==> flow/design.v <==
`timescale 1ns / 1ps
module uart_rx #(
  parameter   CLK_FREQ      = 125_000_000,
  parameter   BAUD_RATE     = 115_200,
  parameter   CLKS_PER_BIT  = CLK_FREQ / BAUD_RATE
)
(
  input wire        iClk, iRst,
  input wire        iRxSerial,
  output wire [7:0] oRxByte, 
  output wire       oRxDone
 );
  localparam sIDLE             = 3'b000;
  localparam sRX_START         = 3'b001;
  localparam sRX_DATA          = 3'b010;
  localparam sRX_SAMPLE        = 3'b011;
  localparam sRX_DATA_COMPLETE = 3'b100;
  localparam sRX_STOP          = 3'b101;
  localparam sRX_DONE          = 3'b110;
  reg [2:0] rFSM_Current, wFSM_Next; 
  reg [$clog2(CLKS_PER_BIT):0]   rCnt_Current, wCnt_Next;
  reg [2:0] rBit_Current, wBit_Next;
  reg [7:0] rRxData_Current, wRxData_Next;  
  reg rRx1, rRx2;
  always @(posedge iClk)
    begin
      rRx1 <= iRxSerial;
      rRx2 <= rRx1;
    end
  always @(posedge iClk)
    begin
      if(iRst == 1)
      begin
          rFSM_Current <= sIDLE;
          rCnt_Current <= 0;
          rBit_Current <= 0;
          rRxData_Current <= 0;
      end
      else
      begin
          rFSM_Current <= wFSM_Next;
          rCnt_Current <= wCnt_Next;
          rBit_Current <= wBit_Next;
          rRxData_Current <= wRxData_Next;
      end
    end
 always @(*)
    begin
        case(rFSM_Current)
            sIDLE: 
                begin
                wCnt_Next = 0;
                wBit_Next = 0;
                wRxData_Next = 0; 
                if(iRxSerial == 0)
                    wFSM_Next = sRX_START;
                else
                    wFSM_Next = sIDLE;
                end
            sRX_START:
                begin
                    wBit_Next = 0;
                    wRxData_Next = rRxData_Current;
                    if(rCnt_Current < (CLKS_PER_BIT - 1) ) begin
                        wFSM_Next = sRX_START;
                        wCnt_Next = rCnt_Current + 1;
                    end else begin
                        wFSM_Next = sRX_DATA;
                        wCnt_Next = 0;
                    end
                end
            sRX_DATA:
                begin
                    if(rCnt_Current < (((CLKS_PER_BIT-1)/2) - 1))
                        begin
                        wFSM_Next = sRX_DATA;
                        wCnt_Next = rCnt_Current + 1;
                        wBit_Next = rBit_Current;
                        wRxData_Next = rRxData_Current;
                        end
                    else
                        begin
                        wFSM_Next = sRX_SAMPLE;
                        wCnt_Next = rCnt_Current + 1;
                        wBit_Next = rBit_Current;
                        wRxData_Next = rRxData_Current;
                        end
                end
            sRX_SAMPLE:
                begin
                    wFSM_Next = sRX_DATA_COMPLETE;
                    wCnt_Next = rCnt_Current + 1;
                    wBit_Next = rBit_Current;
                    wRxData_Next = {rRx2, rRxData_Current[7:1]};
                end
            sRX_DATA_COMPLETE:
                begin
                    if(rCnt_Current < (CLKS_PER_BIT - 1))
                        begin
                        wFSM_Next = sRX_DATA_COMPLETE;
                        wCnt_Next = rCnt_Current + 1;
                        wBit_Next = rBit_Current;
                        wRxData_Next = rRxData_Current;
                        end
                    else
                        begin
                        if(rBit_Current < 7)
                            begin
                            wFSM_Next = sRX_DATA;
                            wCnt_Next = 0;
                            wBit_Next = rBit_Current+1;
                            wRxData_Next = rRxData_Current;
                            end
                        else
                            begin
                            wFSM_Next = sRX_STOP;
                            wCnt_Next = 0;
                            wBit_Next = 0;
                            wRxData_Next = rRxData_Current;
                            end    
                        end
                end
            sRX_STOP:
                begin
                    wRxData_Next = rRxData_Current;
                    wBit_Next = 0;
                    if (rCnt_Current < (CLKS_PER_BIT - 1))
                        begin
                            wFSM_Next = sRX_STOP;
                            wCnt_Next = rCnt_Current + 1;
                        end
                    else
                        begin
                            wFSM_Next = sRX_DONE;
                            wCnt_Next = 0;
                        end
                end
            sRX_DONE:
                begin
                wRxData_Next = rRxData_Current;
                wBit_Next = 0;
                wCnt_Next = 0;
                wFSM_Next = sIDLE;
                end
            default:
                begin
                wFSM_Next = sIDLE;
                wCnt_Next = 0;
                wBit_Next = 0;
                wRxData_Next = 0;
                end
            endcase
    end
    assign oRxByte = rRxData_Current;
    assign oRxDone = (rFSM_Current == sRX_DONE) ? 1 : 0;
endmodule
`timescale 1ns / 1ps
module uart_tx #(
    parameter   CLK_FREQ      = 125000000,
    parameter   BAUD_RATE     = 115200,
    parameter   CLKS_PER_BIT  = CLK_FREQ / BAUD_RATE
  )
  (
   input wire       iClk, iRst,
   input wire       iTxStart,
   input wire [7:0] iTxByte, 
   output wire      oTxSerial,
   output wire      oTxBusy,
   output wire      oTxDone
   );
  localparam sIDLE         = 3'b000;
  localparam sTX_START     = 3'b001;
  localparam sTX_DATA      = 3'b010;
  localparam sTX_STOP      = 3'b011;
  localparam sDONE         = 3'b100;
  reg [2:0] rFSM_Current, wFSM_Next; 
  reg [$clog2(CLKS_PER_BIT):0]   rCnt_Current, wCnt_Next;
  reg [2:0] rBit_Current, wBit_Next;
  reg [7:0] rTxData_Current, wTxData_Next;
  always @(posedge iClk)
  begin
    if (iRst==1)
      begin
        rFSM_Current <= sIDLE;
        rCnt_Current <= 0;
        rBit_Current <= 0;
        rTxData_Current <= 0;
      end
    else
      begin
        rFSM_Current <= wFSM_Next;
        rCnt_Current <= wCnt_Next;
        rBit_Current <= wBit_Next;
        rTxData_Current <= wTxData_Next;
      end
  end
  always @(*)
    begin
      case (rFSM_Current)
        sIDLE :
          begin
            wCnt_Next = 0;
            wBit_Next = 0;
            if (iTxStart == 1)
              begin
                wFSM_Next = sTX_START;
                wTxData_Next = iTxByte;    
              end
            else
             begin    
                wFSM_Next = sIDLE;
                wTxData_Next = rTxData_Current;
             end
          end 
        sTX_START :
            begin
              wTxData_Next = rTxData_Current;
              wBit_Next = 0;
              if (rCnt_Current < (CLKS_PER_BIT - 1) )
                begin
                  wFSM_Next = sTX_START;
                  wCnt_Next = rCnt_Current + 1;
                end
              else
                begin
                  wFSM_Next = sTX_DATA;
                  wCnt_Next = 0;
                end
            end 
          sTX_DATA :
            begin
              if (rCnt_Current < (CLKS_PER_BIT - 1) )
                begin
                  wFSM_Next = sTX_DATA;
                  wCnt_Next = rCnt_Current + 1;
                  wTxData_Next = rTxData_Current;
                  wBit_Next = rBit_Current;
                end
              else
                begin
                  wCnt_Next = 0;
                  if (rBit_Current != 7)
                    begin
                      wFSM_Next = sTX_DATA;
                      wBit_Next = rBit_Current + 1;
                      wTxData_Next = { 1'b0, rTxData_Current[7:1] };  
                    end
                  else
                    begin
                      wFSM_Next = sTX_STOP;
                      wBit_Next = 0;
                      wTxData_Next = rTxData_Current;
                    end
                end
            end  
          sTX_STOP :
            begin
              wTxData_Next = rTxData_Current;
              wBit_Next = 0;
              if (rCnt_Current < (CLKS_PER_BIT - 1) )
                begin
                  wFSM_Next = sTX_STOP;
                  wCnt_Next = rCnt_Current + 1;
                end
              else
                begin
                  wFSM_Next = sDONE;
                  wCnt_Next = 0;
                end
            end 
          sDONE :
            begin
              wTxData_Next = rTxData_Current;
              wBit_Next = 0;
              wCnt_Next = 0;
              wFSM_Next = sIDLE;
            end
          default :
            begin
              wFSM_Next = sIDLE;
              wCnt_Next = 0;
              wBit_Next = 0;
              wTxData_Next = 0;
            end 
        endcase
    end
  reg rTxSerial;
  always @(*)
  begin
    if (rFSM_Current == sTX_START)
      rTxSerial = 0;
    else if (rFSM_Current == sTX_DATA)
      rTxSerial = rTxData_Current[0];
    else
      rTxSerial = 1;
  end
  assign oTxSerial = rTxSerial;
  assign oTxBusy = ( (rFSM_Current == sIDLE) || (rFSM_Current == sDONE) ) ? 0 : 1;
  assign oTxDone = (rFSM_Current == sDONE) ? 1 : 0;
endmodule
`timescale 1ns / 1ps
module partial_full_adder(
    input   wire iA, iB,
    input   wire iCarryIn,
    output  wire oSum, oGen, oPropagate
    );
assign oSum = iA ^ iB ^ iCarryIn;
assign oGen = iA & iB;
assign oPropagate = iA | iB;
endmodule
`timescale 1ns / 1ps
module carry_lookahead_adder_4b #(
    parameter ADDER_WIDTH = 4
) (
    input   wire [ADDER_WIDTH-1:0] iA, iB,
    input   wire                   iCarryIn,
    output  wire [ADDER_WIDTH-1:0] oSum,
    output  wire                   oCarry
);
    wire [ADDER_WIDTH-1:0] wGen, wPropagate;
    partial_full_adder PFA1(
        .iA(iA[0]),
        .iB(iB[0]),
        .iCarryIn(iCarryIn),
        .oSum(oSum[0]),
        .oGen(wGen[0]),
        .oPropagate(wPropagate[0])
    );
    partial_full_adder PFA2(
        .iA(iA[1]),
        .iB(iB[1]),
        .iCarryIn(wCarry[0]),  
        .oSum(oSum[1]),
        .oGen(wGen[1]),
        .oPropagate(wPropagate[1])
    );
    partial_full_adder PFA3(
        .iA(iA[2]),
        .iB(iB[2]),
        .iCarryIn(wCarry[1]),  
        .oSum(oSum[2]),
        .oGen(wGen[2]),
        .oPropagate(wPropagate[2])
    );
    partial_full_adder PFA4(
        .iA(iA[3]),
        .iB(iB[3]),
        .iCarryIn(wCarry[2]),  
        .oSum(oSum[3]),
        .oGen(wGen[3]),
        .oPropagate(wPropagate[3])
    );
    wire [ADDER_WIDTH-2:0] wCarry;
    assign wCarry[0] = wGen[0] | (wPropagate[0] & iCarryIn);
    assign wCarry[1] = wGen[1] | (wPropagate[1] & wGen[0]) | (wPropagate[1] & wPropagate[0] & iCarryIn);
    assign wCarry[2] = wGen[2] | (wPropagate[2] & wGen[1]) | (wPropagate[2] & wPropagate[1] & wGen[0]) | (wPropagate[2] & wPropagate[1] & wPropagate[0] & iCarryIn);
    assign oCarry    = wGen[3] | (wPropagate[3] & wGen[2]) | (wPropagate[3] & wPropagate[2] & wGen[1]) | (wPropagate[3] & wPropagate[2] & wPropagate[1] & wGen[0]) | (wPropagate[3] & wPropagate[2] & wPropagate[1] & wPropagate[0] & iCarryIn); 
endmodule
`timescale 1ns / 1ps
module carry_lookahead_adder_16b (
    input   wire [15:0] iA, iB,
    input   wire                   iCarryIn,
    output  wire [15:0] oSum,
    output  wire                   oCarry
);
    wire [2:0] w_oCarry;
    carry_lookahead_adder_4b CLA1(.iA(iA[3:0]), .iB(iB[3:0]), .iCarryIn(iCarryIn), .oSum(oSum[3:0]), .oCarry(w_oCarry[0]));
    carry_lookahead_adder_4b CLA2(.iA(iA[7:4]), .iB(iB[7:4]), .iCarryIn(w_oCarry[0]), .oSum(oSum[7:4]), .oCarry(w_oCarry[1]));
    carry_lookahead_adder_4b CLA3(.iA(iA[11:8]), .iB(iB[11:8]), .iCarryIn(w_oCarry[1]), .oSum(oSum[11:8]), .oCarry(w_oCarry[2]));
    carry_lookahead_adder_4b CLA4(.iA(iA[15:12]), .iB(iB[15:12]), .iCarryIn(w_oCarry[2]), .oSum(oSum[15:12]), .oCarry(oCarry));
endmodule
`timescale 1ns / 1ps
module carry_select_adder_Nb #(
    parameter ADDER_WIDTH = 128,
    parameter SUB_WIDTH = 16
) (
    input   wire [ADDER_WIDTH-1:0] iA, iB,
    input   wire                   iCarryIn,
    output  wire [ADDER_WIDTH-1:0] oSum,
    output  wire                   oCarry
);
    wire oCarry1;
    wire [1:0] oCarryFA [0:ADDER_WIDTH/SUB_WIDTH-1];
    wire [SUB_WIDTH-1:0] oSumFA [0:ADDER_WIDTH/SUB_WIDTH-1][0:1];
    carry_lookahead_adder_16b CLA(.iA(iA[SUB_WIDTH-1:0]), .iB(iB[SUB_WIDTH-1:0]), .iCarryIn(iCarryIn), .oSum(oSum[SUB_WIDTH-1:0]), .oCarry(oCarry1));
    genvar i;
    generate
        for (i = SUB_WIDTH; i < ADDER_WIDTH; i = i + SUB_WIDTH)
        begin : adders
            carry_lookahead_adder_16b CLA_noCarry(.iA(iA[i+SUB_WIDTH-1:i]), .iB(iB[i+SUB_WIDTH-1:i]), .iCarryIn(1'b0), .oSum(oSumFA[i/SUB_WIDTH][0]), .oCarry(oCarryFA[i/SUB_WIDTH][0]));
            carry_lookahead_adder_16b CLA_carry(.iA(iA[i+SUB_WIDTH-1:i]), .iB(iB[i+SUB_WIDTH-1:i]), .iCarryIn(1'b1), .oSum(oSumFA[i/SUB_WIDTH][1]), .oCarry(oCarryFA[i/SUB_WIDTH][1]));
        end
    endgenerate
    wire [1:ADDER_WIDTH/SUB_WIDTH-1] mux_select;
    assign mux_select[1] = (oCarry1 == 0) ? oCarryFA[1][0] : oCarryFA[1][1];
    genvar j;
    generate
        for (j = 2; j < ADDER_WIDTH/SUB_WIDTH; j = j + 1)
        begin
            assign mux_select[j] = (mux_select[j-1] == 0) ? oCarryFA[j-1][0] : oCarryFA[j-1][1];
        end
    endgenerate
    generate
        genvar l;
        for (l = 0; l < SUB_WIDTH; l = l + 1)
        begin : assign_bit
            assign oSum[SUB_WIDTH + l] = (oCarry1 == 0) ? oSumFA[1][0][l] : oSumFA[1][1][l];
        end
    endgenerate
    genvar k;
    generate
        for (k = SUB_WIDTH*2; k < ADDER_WIDTH; k = k + SUB_WIDTH)
        begin : assign_sum
            genvar l;
            for (l = 0; l < SUB_WIDTH; l = l + 1)
            begin : assign_bit
                assign oSum[k+l] = (mux_select[k/SUB_WIDTH] == 0) ? oSumFA[k/SUB_WIDTH][0][l] : oSumFA[k/SUB_WIDTH][1][l];
            end
        end
    endgenerate
    assign oCarry = (mux_select[ADDER_WIDTH/SUB_WIDTH-1] == 0) ? oCarryFA[ADDER_WIDTH/SUB_WIDTH-1][0] : oCarryFA[ADDER_WIDTH/SUB_WIDTH-1][1];
endmodule
`timescale 1ns / 1ps
module mp_adder #(
      parameter OPERAND_WIDTH = 512,
      parameter ADDER_WIDTH   = 128,
      parameter N_ITERATIONS  = OPERAND_WIDTH / ADDER_WIDTH
    )
    (
    input  wire                       iClk,
    input  wire                       iRst,
    input  wire                       iStart,
    input  wire                       iCommand,
    input  wire [OPERAND_WIDTH-1:0]   iOpA,
    input  wire [OPERAND_WIDTH-1:0]   iOpB,
    output wire [OPERAND_WIDTH:0]     oRes,  
    output wire                       oDone);
    wire [OPERAND_WIDTH-1:0] regA_D;
    reg  [OPERAND_WIDTH-1:0] regA_Q;
    always @(posedge iClk)
    begin
        if(iRst==1)     regA_Q <= { OPERAND_WIDTH{1'b0} }; 
        else            regA_Q <= regA_D;
    end
    wire [OPERAND_WIDTH-1:0] regB_D;
    reg  [OPERAND_WIDTH-1:0] regB_Q;    
    always @(posedge iClk)
    begin
      if(iRst==1)       regB_Q <= {OPERAND_WIDTH{1'b0}}; 
      else              regB_Q <= regB_D;
    end
    reg          muxA_sel;
    wire [OPERAND_WIDTH-1:0] muxA_Out;
    assign muxA_Out = (muxA_sel == 0) ? iOpA : { {ADDER_WIDTH{1'b0}}  , regA_Q[OPERAND_WIDTH-1:ADDER_WIDTH]};
    assign regA_D = muxA_Out;
    wire [OPERAND_WIDTH-1:0] w_invOpB;
    assign w_invOpB = (iCommand == 0) ? iOpB : (~iOpB);
    reg  muxB_sel;
    wire  [OPERAND_WIDTH-1:0] muxB_Out;
    assign muxB_Out = (muxB_sel == 0) ? w_invOpB : { {ADDER_WIDTH{1'b0}}  , regB_Q[OPERAND_WIDTH-1:ADDER_WIDTH]};
    assign regB_D = muxB_Out;
    wire [ADDER_WIDTH-1:0]  operandA;
    wire [ADDER_WIDTH-1:0]  operandB;
    wire                    carry_in;
    wire [ADDER_WIDTH-1:0]  result;
    wire                    carry_out;
    carry_select_adder_Nb #( .ADDER_WIDTH(ADDER_WIDTH)) 
    carry_select_inst   (
        .iA( operandA ), 
        .iB( operandB ),
        .iCarryIn( carry_in ),
        .oSum(result),
        .oCarry(carry_out)
      );
    reg  [OPERAND_WIDTH-1:0] regResult;
    always @(posedge iClk)
    begin
        if(iRst==1)   regResult <= { OPERAND_WIDTH{1'b0} };
      else            regResult <= { result, regResult[OPERAND_WIDTH-1:ADDER_WIDTH] };
    end
    reg  regCout;
    always @(posedge iClk)
    begin
      if(iRst==1)   regCout <= 1'b0;
      else          regCout <= carry_out;
    end
    wire w_Carry;
    assign w_Carry = (iCommand == 0) ? 1'b0 : 1'b1;  
    reg  muxCarry_sel;
    wire muxCarryIn;
    assign muxCarryIn = (muxCarry_sel == 0) ? w_Carry : regCout;
    assign operandA = regA_Q;
    assign operandB = regB_Q;
    assign carry_in = muxCarryIn;
    assign oRes = { regCout, regResult};
    localparam s_IDLE         = 3'b000;
    localparam s_STORE_OPS    = 3'b001;
    localparam s_ADD_FIRST    = 3'b010;
    localparam s_ADD_WORDS    = 3'b011;
    localparam s_DONE         = 3'b100;
    reg [2:0] rFSM_current, wFSM_next;
    always @(posedge iClk)
    begin
        if(iRst==1)	  
            rFSM_current <= s_IDLE;
        else          
            rFSM_current <= wFSM_next;
    end
    reg [$clog2(N_ITERATIONS):0] rCnt_Current, wCnt_next;
    always @(posedge iClk)
    begin
        if(iRst==1)	  
            rCnt_Current <= 0;
        else          
            rCnt_Current <= wCnt_next;
    end
    always @(*)
    begin
        case(rFSM_current)
            s_IDLE: 
              begin         
                muxA_sel = 0;
                muxB_sel = 0;
                muxCarry_sel = 0;
                wCnt_next = 0;
                if (iStart==1)
                    wFSM_next = s_STORE_OPS;
                else
                    wFSM_next = s_IDLE;
              end
            s_STORE_OPS: 
              begin
                muxA_sel = 0;
                muxB_sel = 0;
                muxCarry_sel = 0;
                wCnt_next = rCnt_Current + 1;
                wFSM_next = s_ADD_FIRST;
              end
            s_ADD_FIRST: 
              begin
                muxA_sel = 1;
                muxB_sel = 1;
                muxCarry_sel = 0;
                wCnt_next = rCnt_Current + 1;
                wFSM_next = s_ADD_WORDS;
              end
            s_ADD_WORDS: 
              begin
                muxA_sel = 1;
                muxB_sel = 1;
                muxCarry_sel = 1;
                wCnt_next = rCnt_Current + 1;
                if ( rCnt_Current < (N_ITERATIONS - 1) )
                  wFSM_next = s_ADD_WORDS;
                else
                  wFSM_next = s_DONE;
              end
            s_DONE:
              begin
                muxA_sel = 1;
                muxB_sel = 1;
                muxCarry_sel = 1;
                wCnt_next = 0;
                wFSM_next = s_IDLE;
              end  
            default: 
              begin 
                muxA_sel = 0;
                muxB_sel = 0;
                muxCarry_sel = 0;
                wCnt_next = 0;
                wFSM_next = s_IDLE;
              end
        endcase
    end
    reg regDone;
    always @(posedge iClk)
    begin
      if(iRst)    regDone <= 1'd0; 
      else        regDone <= ( rFSM_current == s_DONE ) ? 1'b1 : 1'b0;
    end
    assign oDone = regDone;
endmodule
`timescale 1ns / 1ps
module uart_top #(
    parameter   OPERAND_WIDTH = 512,
    parameter   ADDER_WIDTH   = 128,
    parameter   NBYTES        = OPERAND_WIDTH / 8,  
    parameter   CLK_FREQ      = 125_000_000,
    parameter   BAUD_RATE     = 7_812_500    
  )  
  (
    input   wire   iClk, iRst,
    input   wire   iRx,
    output  wire   oTx
  );
  reg [NBYTES*8-1:0] rBuffer1, rBuffer2;
  wire [(NBYTES)*8:0] wBuffer3;
  reg [(NBYTES+1)*8-1:0] rBufferRes;
  localparam s_IDLE         = 3'b000;
  localparam s_WAIT_RX1     = 3'b001;
  localparam s_WAIT_RX2     = 3'b010;
  localparam s_ADDITION     = 3'b011;
  localparam s_TX           = 3'b100;
  localparam s_WAIT_TX      = 3'b101;
  localparam s_DONE         = 3'b110;
  localparam s_WAIT_ADD_SUB = 3'b111;
  reg [2:0]   rFSM;  
  reg         rTxStart;
  reg [7:0]   rTxByte;
  wire        wTxBusy;
  wire        wTxDone;
  wire [7:0] wRxByte;
  wire wRxDone;
  uart_tx #(  .CLK_FREQ(CLK_FREQ), .BAUD_RATE(BAUD_RATE) )
  UART_TX_INST
    (.iClk(iClk),
     .iRst(iRst),
     .iTxStart(rTxStart),
     .iTxByte(rTxByte),
     .oTxSerial(oTx),
     .oTxBusy(wTxBusy),
     .oTxDone(wTxDone)
     );
  uart_rx #( .CLK_FREQ(CLK_FREQ), .BAUD_RATE(BAUD_RATE) )
  UART_RX_INST
  (.iClk(iClk),
   .iRst(iRst),
   .iRxSerial(iRx),
   .oRxByte(wRxByte),
   .oRxDone(wRxDone)
   );
   reg r_StartAdd;
   wire w_DoneAdd;
   mp_adder #( .OPERAND_WIDTH(OPERAND_WIDTH), .ADDER_WIDTH(ADDER_WIDTH) ) MP_ADDER_INST
   (.iClk(iClk),
    .iRst(iRst),
    .iStart(r_StartAdd),
    .iCommand(r_add_sub[0]),
    .iOpA(rBuffer1),
    .iOpB(rBuffer2),
    .oRes(wBuffer3),
    .oDone(w_DoneAdd)
   );
   reg [7:0] r_add_sub;
  reg [$clog2(NBYTES):0] rCnt_Current;
  always @(posedge iClk)
  begin
  if (iRst == 1 ) 
    begin
      rFSM <= s_IDLE;
      rTxStart <= 0;
      rCnt_Current <= 0;
      rTxByte <= 0;
      rBuffer1 <= 0;
      rBuffer2 <= 0;
      rBufferRes <= 0;
    end 
  else 
    begin
      case (rFSM)
        s_IDLE :
          begin
            rFSM <= s_WAIT_ADD_SUB;
          end
        s_WAIT_ADD_SUB :
          begin
            if (wRxDone==1)
                begin
                    r_add_sub <= wRxByte;
                    rFSM <= s_WAIT_RX1;
                end 
             else
                begin
                    rFSM <= s_WAIT_ADD_SUB;
                end           
          end
        s_WAIT_RX1 :
          begin
          r_StartAdd <= 0;
            if (wRxDone==1)
                begin
                if(rCnt_Current<NBYTES-1)
                    begin
                    rCnt_Current<=rCnt_Current+1;
                    rFSM <= s_WAIT_RX1;
                    rBuffer1 <= { rBuffer1[NBYTES*8-9:0],wRxByte};            
                    end
                else
                    begin
                    rCnt_Current<=0;
                    rBuffer1 <= { rBuffer1[NBYTES*8-9:0],wRxByte}; 
                    rFSM <= s_WAIT_RX2;
                    end
                end 
             else
                begin
                    rFSM <= s_WAIT_RX1;
                end           
          end
          s_WAIT_RX2 :
          begin
            if (wRxDone==1)
                begin
                if(rCnt_Current<NBYTES-1)
                    begin
                    r_StartAdd <= 0;
                    rCnt_Current<=rCnt_Current+1;
                    rFSM <= s_WAIT_RX2;
                    rBuffer2 <= { rBuffer2[NBYTES*8-9:0],wRxByte};            
                    end
                else
                    begin
                    rCnt_Current<=0;
                    rBuffer2 <= { rBuffer2[NBYTES*8-9:0],wRxByte}; 
                    r_StartAdd <= 1;                  
                    rFSM <= s_ADDITION;
                    end
                end 
             else
                begin
                    r_StartAdd <= 0;
                    rFSM <= s_WAIT_RX2;
                end           
          end  
        s_ADDITION:
        begin
            rCnt_Current<=0;
            if(w_DoneAdd != 1)
                begin
                    r_StartAdd <= 1;
                    rFSM <= s_ADDITION;
                end
            else
                begin
                r_StartAdd <= 0;
                rFSM <= s_TX;
                if(r_add_sub[0] == 0)
                    begin
                    rBufferRes <= {7'b0000000,wBuffer3};
                    end
                else
                    begin
                    rBufferRes <= {8'b00000000,wBuffer3[OPERAND_WIDTH-1:0]};
                    end
                end
        end
        s_TX :
          begin
            if ( (rCnt_Current < (NBYTES+1)) && (wTxBusy ==0) ) 
              begin
                rFSM <= s_WAIT_TX;
                rTxStart <= 1; 
                rTxByte <= rBufferRes[(NBYTES+1)*8-1:(NBYTES+1)*8-8];             
                rBufferRes <= {rBufferRes[(NBYTES+1)*8-9:0] , 8'b0000_0000};     
                rCnt_Current <= rCnt_Current + 1;
              end 
            else 
              begin 
                rFSM <= s_DONE;
                rTxStart <= 0;
                rTxByte <= 0;
                rCnt_Current <= 0;
              end
            end 
            s_WAIT_TX :
              begin
                if (wTxDone) begin
                  rFSM <= s_TX;
                end else begin
                  rFSM <= s_WAIT_TX;
                  rTxStart <= 0;                   
                end
              end 
            s_DONE :
              begin
                rFSM <= s_WAIT_ADD_SUB;     
              end 
            default :
              rFSM <= s_IDLE;
          endcase
      end
    end       
endmodule
From RTL to reports: uart_top

What the tools print for uart_top, step after step.
Lines are those of the file above, counted from 1.
Operators carry their Yosys type and port widths (W data, S select, Z words).
Library cell names are shortened.
A cell with - has no value.

Design top: uart_top
Clock port: iClk
Cell library: sky130hd
Corner: tt_025C_1v80

After elaboration

Counts by Yosys on the flattened word-level netlist (proc, flatten, opt, wreduce; memories kept). Register bits leave out memories and registers merged into their read ports (data or address). Print and check cells are left out.

Output and inout port bits: 1
Elaborated cells: 1887
Register bits after elaboration: 3149
Bits of input ports: 3

Reductions and logical operators: 33
Add/subtract/negate cells: 6
Bitwise gates (word level): 1598
Mux-type cells: 185
Magnitude comparators: 7
Eq/ne operators: 30

Operators by type and width:

| kind                 | count |
| $pmux W520 S2        | 1 |
| $mux W520            | 2 |
| $mux W384            | 2 |
| $and A1 B1 Y1        | 696 |
| $or A1 B1 Y1         | 532 |
| $mux W513            | 1 |
| $not A512 Y512       | 1 |
| $mux W512            | 1 |
| $xor A1 B1 Y1        | 354 |
| $mux W1              | 143 |
| $mux W8              | 4 |
| $mux W3              | 10 |
| $eq A3 B3 Y1 const B | 9 |
| $eq A3 B2 Y1 const B | 8 |
| $pmux W8 S3          | 1 |
| $pmux W3 S4          | 2 |
| $pmux W7 S3          | 1 |
| $pmux W3 S7          | 1 |
| $mux W7              | 3 |
| $reduce_or A3 Y1     | 6 |
| $pmux W3 S6          | 1 |
| $pmux W8 S2          | 1 |
| $not A1 Y1           | 15 |
| $reduce_or A2 Y1     | 7 |
| $reduce_and A2 Y1    | 6 |
| $eq A3 B1 Y1 const B | 4 |
| $logic_not A3 Y1     | 4 |
| $mux W2              | 6 |

Not listed: further kinds 25, cells in them 37.

Depth

Yosys ltp: most cells in a row. Word level: on the elaborated netlist, between registers, memories and ports. Mapped: between sequential cells and ports; inverters and the memories' decode and read muxes count.

Depth after elaboration: 20
ABC_AREA: 0
Depth in mapped cells: 16
Depth with buffers taken out: 15

Netlist

Source: synth_stat.txt of the flow (Yosys; design flattened, memories mapped). It holds for the ABC_AREA given above (unset counts as 0); a run with the other value may have another netlist.

Cells by type:

| cell     | count | area in all (µm²) |
| dfxtp_1  | 3160  | 6.33E+04 |
| nand2_1  | 2882  | 1.08E+04 |
| a21oi_1  | 1530  | 7.66E+03 |
| a211oi_1 | 896   | 6.73E+03 |
| mux2i_1  | 507   | 5.07E+03 |
| xnor2_1  | 571   | 5E+03 |
| nor2_1   | 1251  | 4.7E+03 |
| clkbuf_1 | 933   | 3.5E+03 |
| ha_1     | 263   | 3.29E+03 |
| nor2b_1  | 440   | 2752.64 |
| inv_1    | 341   | 1.28E+03 |
| and2_1   | 138   | 863.328 |
| fa_1     | 25    | 500.48 |
| xor2_1   | 38    | 332.819 |
| o21bai_1 | 29    | 217.709 |
| nand2b_1 | 28    | 175.168 |
| a22oi_1  | 23    | 172.666 |
| o21ai_0  | 33    | 165.158 |

Other cell types: 66; their cells: 295.

Buffer cells: 986
Cells in the netlist: 13383
Sequential part of the area: 63320.7 µm²
Flip-flop cells: 3162
Cell area after synthesis: 118727.6 µm²

By module: a second synthesis without flattening, with its own total; a netlist apart from the flattened one above.

Cells (unflattened synthesis): 13842
Area total of the unflattened synthesis: 124257.9 µm²

Each row is one instance without its submodules.

By module:

| module                                  | times used | area (µm²) | cells | seq. area (µm²) |
| uart_top                                | 1          | 56954.6    | 6856  | 31450.2 |
| mp_adder                                | 1          | 50066.8    | 4743  | 30949.7 |
| partial_full_adder                      | 240        | 45.0       | 6     | 0.0 |
| carry_lookahead_adder_4b                | 60         | 38.8       | 5     | 0.0 |
| carry_select_adder_Nb (ADDER_WIDTH=128) | 1          | 2099.5     | 295   | 0.0 |
| uart_rx                                 | 1          | 1033.5     | 108   | 500.5 |
| uart_tx                                 | 1          | 965.9      | 100   | 420.4 |
| carry_lookahead_adder_16b               | 15         | 0.0        | 0     | 0.0 |

Timing after synthesis

Source: OpenSTA report_checks on the synthesized netlist (no wires, ideal clock, input and output delay 20% of the period each), path of least setup slack; recovery checks are left aside. Register names are those of the netlist, which keeps one name where synthesis merged equal registers.

Kind: reg-to-reg
Start point: register MP_ADDER_INST.regB_Q[100]
End point: register MP_ADDER_INST.regResult[501]
Arrival: 3284 ps
Buffers on the path: 0
Stages on the path: 16
Period: 8000 ps
Library setup time: 128 ps
Time at the first pin: 0 ps
Delay of the path: 3412 ps
Setup slack: 4589 ps
Data required time: 7872 ps
Period reached after synthesis: 3411 ps

"delay of the path" is the arrival time less input delay plus setup time.
"stages on the path": output pins that drive a net of the path, with the launching flip-flop's if there is one; two outputs of one cell count as two.
"period reached after synthesis" is the clock period less the worst setup slack; recovery checks do not enter. This is arithmetic on one report: input and output delays are still those of the set period (20% each).
The rows between start and end are the longest chain of elaborated cells between them; the timing report does not say that the signal goes this way. Where chains are equally long, one stands for them.
Each line given opens the expression or statement behind the cell; cells for indexed reads and writes are added by Yosys, which also makes memories of some case tables.

Cells stage by stage: dfxtp_1 > inv_1 > ha_1 > or4_4 > nor3b_2 > and2_1 > and2_1 > a21boi_1 > o211ai_2 > a311oi_2 > nor2_1 > o21bai_1 > a21oi_1 > fa_1 > xor2_1 > nor2_1
Cells in the longest elaborated chain: 10
Elaborated cells on any way between the ends: 19
RTL lines with such cells: 5
Classes of those cells: mux: 2; logic: 17

RTL lines, path post-synthesis:

| element         | RTL line | source |
| start, declared | 446      | `reg  [OPERAND_WIDTH-1:0] regB_Q;` |
| start, assigned | 449      | `if(iRst==1)       regB_Q <= {OPERAND_WIDTH{1'b0}};` |
| start, assigned | 450      | `else              regB_Q <= regB_D;` |
| $and A1 B1 Y1   | 308      | `assign oGen = iA & iB;` |
| $and A1 B1 Y1   | 357      | `assign oCarry    = wGen[3] \| (wPropagate[3] & wGen[2]) \| (wPropagate[3] & wPropagate[2] & wGen[1]) \| (wPropaga ...` |
| $or A1 B1 Y1 x2 | 357      |  |
| $and A1 B1 Y1   | 357      |  |
| $or A1 B1 Y1    | 357      |  |
| $and A1 B1 Y1   | 357      |  |
| $or A1 B1 Y1    | 357      |  |
| $mux W1         | 400      | `assign mux_select[j] = (mux_select[j-1] == 0) ? oCarryFA[j-1][0] : oCarryFA[j-1][1];` |
| $mux W1         | 417      | `assign oSum[k+l] = (mux_select[k/SUB_WIDTH] == 0) ? oSumFA[k/SUB_WIDTH][0][l] : oSumFA[k/SUB_WIDTH][1][l];` |
| end, assigned   | 478      | `if(iRst==1)   regResult <= { OPERAND_WIDTH{1'b0} };` |
| end, assigned   | 479      | `else            regResult <= { result, regResult[OPERAND_WIDTH-1:ADDER_WIDTH] };` |
| end, declared   | 475      | `reg  [OPERAND_WIDTH-1:0] regResult;` |

Timing after layout

Path of least setup slack in the final report of run 1 (OpenROAD, finished layout, wires in). Where an end is a register, its clock arrival counts in the times.
The path's times are printed in steps of 10 ps; the period is the one set.

Kind: reg-to-reg
Start point: register MP_ADDER_INST.regB_Q[60]
End point: register MP_ADDER_INST.regResult[501]
Library setup time: 110 ps
Setup slack: 1580 ps
Time at the first pin: 890 ps
Arrival: 4910 ps
Buffers on the path: 0
Stages on the path: 16
Period: 5700 ps
Data required time: 6480 ps

The rows between start and end are the longest chain of elaborated cells between them; the timing report does not say that the signal goes this way. Where chains are equally long, one stands for them.

Cells stage by stage: dfxtp_1 > inv_1 > ha_1 > nor4_1 > nand2_1 > a21oi_2 > nor4b_4 > a211oi_4 > o211ai_2 > a311oi_2 > nor2_1 > o21bai_1 > a21oi_1 > fa_1 > xor2_1 > nor2_1
Cells in the longest elaborated chain: 9
Elaborated cells on any way between the ends: 14
RTL lines with such cells: 5
Classes of those cells: mux: 5; logic: 9

RTL lines, path after layout:

| element         | RTL line | source |
| start, declared | 446      | `reg  [OPERAND_WIDTH-1:0] regB_Q;` |
| start, assigned | 449      | `if(iRst==1)       regB_Q <= {OPERAND_WIDTH{1'b0}};` |
| start, assigned | 450      | `else              regB_Q <= regB_D;` |
| $and A1 B1 Y1   | 308      | `assign oGen = iA & iB;` |
| $and A1 B1 Y1   | 357      | `assign oCarry    = wGen[3] \| (wPropagate[3] & wGen[2]) \| (wPropagate[3] & wPropagate[2] & wGen[1]) \| (wPropaga ...` |
| $or A1 B1 Y1 x2 | 357      |  |
| $mux W1 x4      | 400      | `assign mux_select[j] = (mux_select[j-1] == 0) ? oCarryFA[j-1][0] : oCarryFA[j-1][1];` |
| $mux W1         | 417      | `assign oSum[k+l] = (mux_select[k/SUB_WIDTH] == 0) ? oSumFA[k/SUB_WIDTH][0][l] : oSumFA[k/SUB_WIDTH][1][l];` |
| end, assigned   | 478      | `if(iRst==1)   regResult <= { OPERAND_WIDTH{1'b0} };` |
| end, assigned   | 479      | `else            regResult <= { result, regResult[OPERAND_WIDTH-1:ADDER_WIDTH] };` |
| end, declared   | 475      | `reg  [OPERAND_WIDTH-1:0] regResult;` |

## Implementation results

Top module uart_top; platform sky130hd; tools Yosys and OpenROAD; 5 stored runs in no particular order. Input and output delays are each 20% of the period that was set; the output load is 0.01 pF.
"period achieved": clock period set for the run, less the worst setup slack. It is reckoned from that one timing run; input and output delays stay at 20% of the period that was set.
"time on the worst setup path" is the time allowed to the run's worst setup path (the clock period less input and output delay, where it has them) less its slack. Clock arrival times count: a late capture clock shortens it, a late launch clock lengthens it.
By "overall power" is meant OpenSTA's value without simulated activity: inputs other than the clock are taken to toggle once in ten clock periods, and the tool carries that through the logic.
"time on the worst setup path" is given in steps of 10 ps.
A setting shown as - is not set for that run.

| item                                  | run 1      | run 2      | run 3      | run 4      | run 5      |
| ABC_AREA                              | 0          | -          | 0          | 0          | 0          |
| CAP_MARGIN                            | 15         | 20         | 40         | 20         | 20         |
| CORE_MARGIN                           | 7          | 2          | 7          | 9          | 7          |
| CORE_UTILIZATION                      | 40         | 40         | 16         | 29         | 40         |
| GPL_ROUTABILITY_DRIVEN                | 0          | -          | 0          | 0          | -          |
| SETUP_SLACK_MARGIN                    | 1.4        | -          | 1.4        | -          | 1.4        |
| SLEW_MARGIN                           | 5          | 20         | 5          | 5          | 20         |
| TNS_END_PERCENT                       | 70         | -          | 70         | -          | 70         |
| period_ns                             | 5.7        | 8.0        | 5.7        | 6.69       | 5.7        |
| CELL_PAD_IN_SITES_DETAIL_PLACEMENT    | -          | -          | 2          | 0          | -          |
| CELL_PAD_IN_SITES_GLOBAL_PLACEMENT    | -          | -          | 1          | 2          | -          |
| GPL_TIMING_DRIVEN                     | -          | -          | 1          | 0          | -          |
| MAX_ROUTING_LAYER                     | -          | -          | met4       | -          | -          |
| MIN_ROUTING_LAYER                     | -          | -          | met2       | met1       | -          |
| PLACE_DENSITY_LB_ADDON                | -          | -          | -          | 0.1        | -          |
| worst setup slack after layout (ps)   | 1579       | 3874       | 1450       | 2100       | 1606       |
| worst-case hold slack (ps)            | 326        | 332        | 325        | 338        | 334        |
| standard-cell area after layout (µm²) | 132493.0   | 132362.0   | 141653.0   | 139337.0   | 132522.0   |
| die area (µm²)                        | 312269.0   | 301192.0   | 766360.0   | 432767.0   | 312269.0   |
| post-route utilization (%)            | 45.0       | 44.7       | 19.1       | 34.2       | 45.0       |
| overall power (µW)                    | 45364      | 32689      | 47847      | 41462      | 45533      |
| period achieved (ps)                  | 4121       | 4126       | 4250       | 4590       | 4094       |
| post-route setup TNS (ps)             | 0          | 0          | 0          | 0          | 0          |
| time on the worst setup path (ps)     | 4120       | 4130       | 4250       | 4590       | 4090       |
| critical path kind                    | reg-to-reg | reg-to-reg | reg-to-reg | reg-to-reg | reg-to-reg |
| chip area in the Yosys report (µm²)   | 118727.6   | 118727.6   | 118727.6   | 118727.6   | 118727.6   |
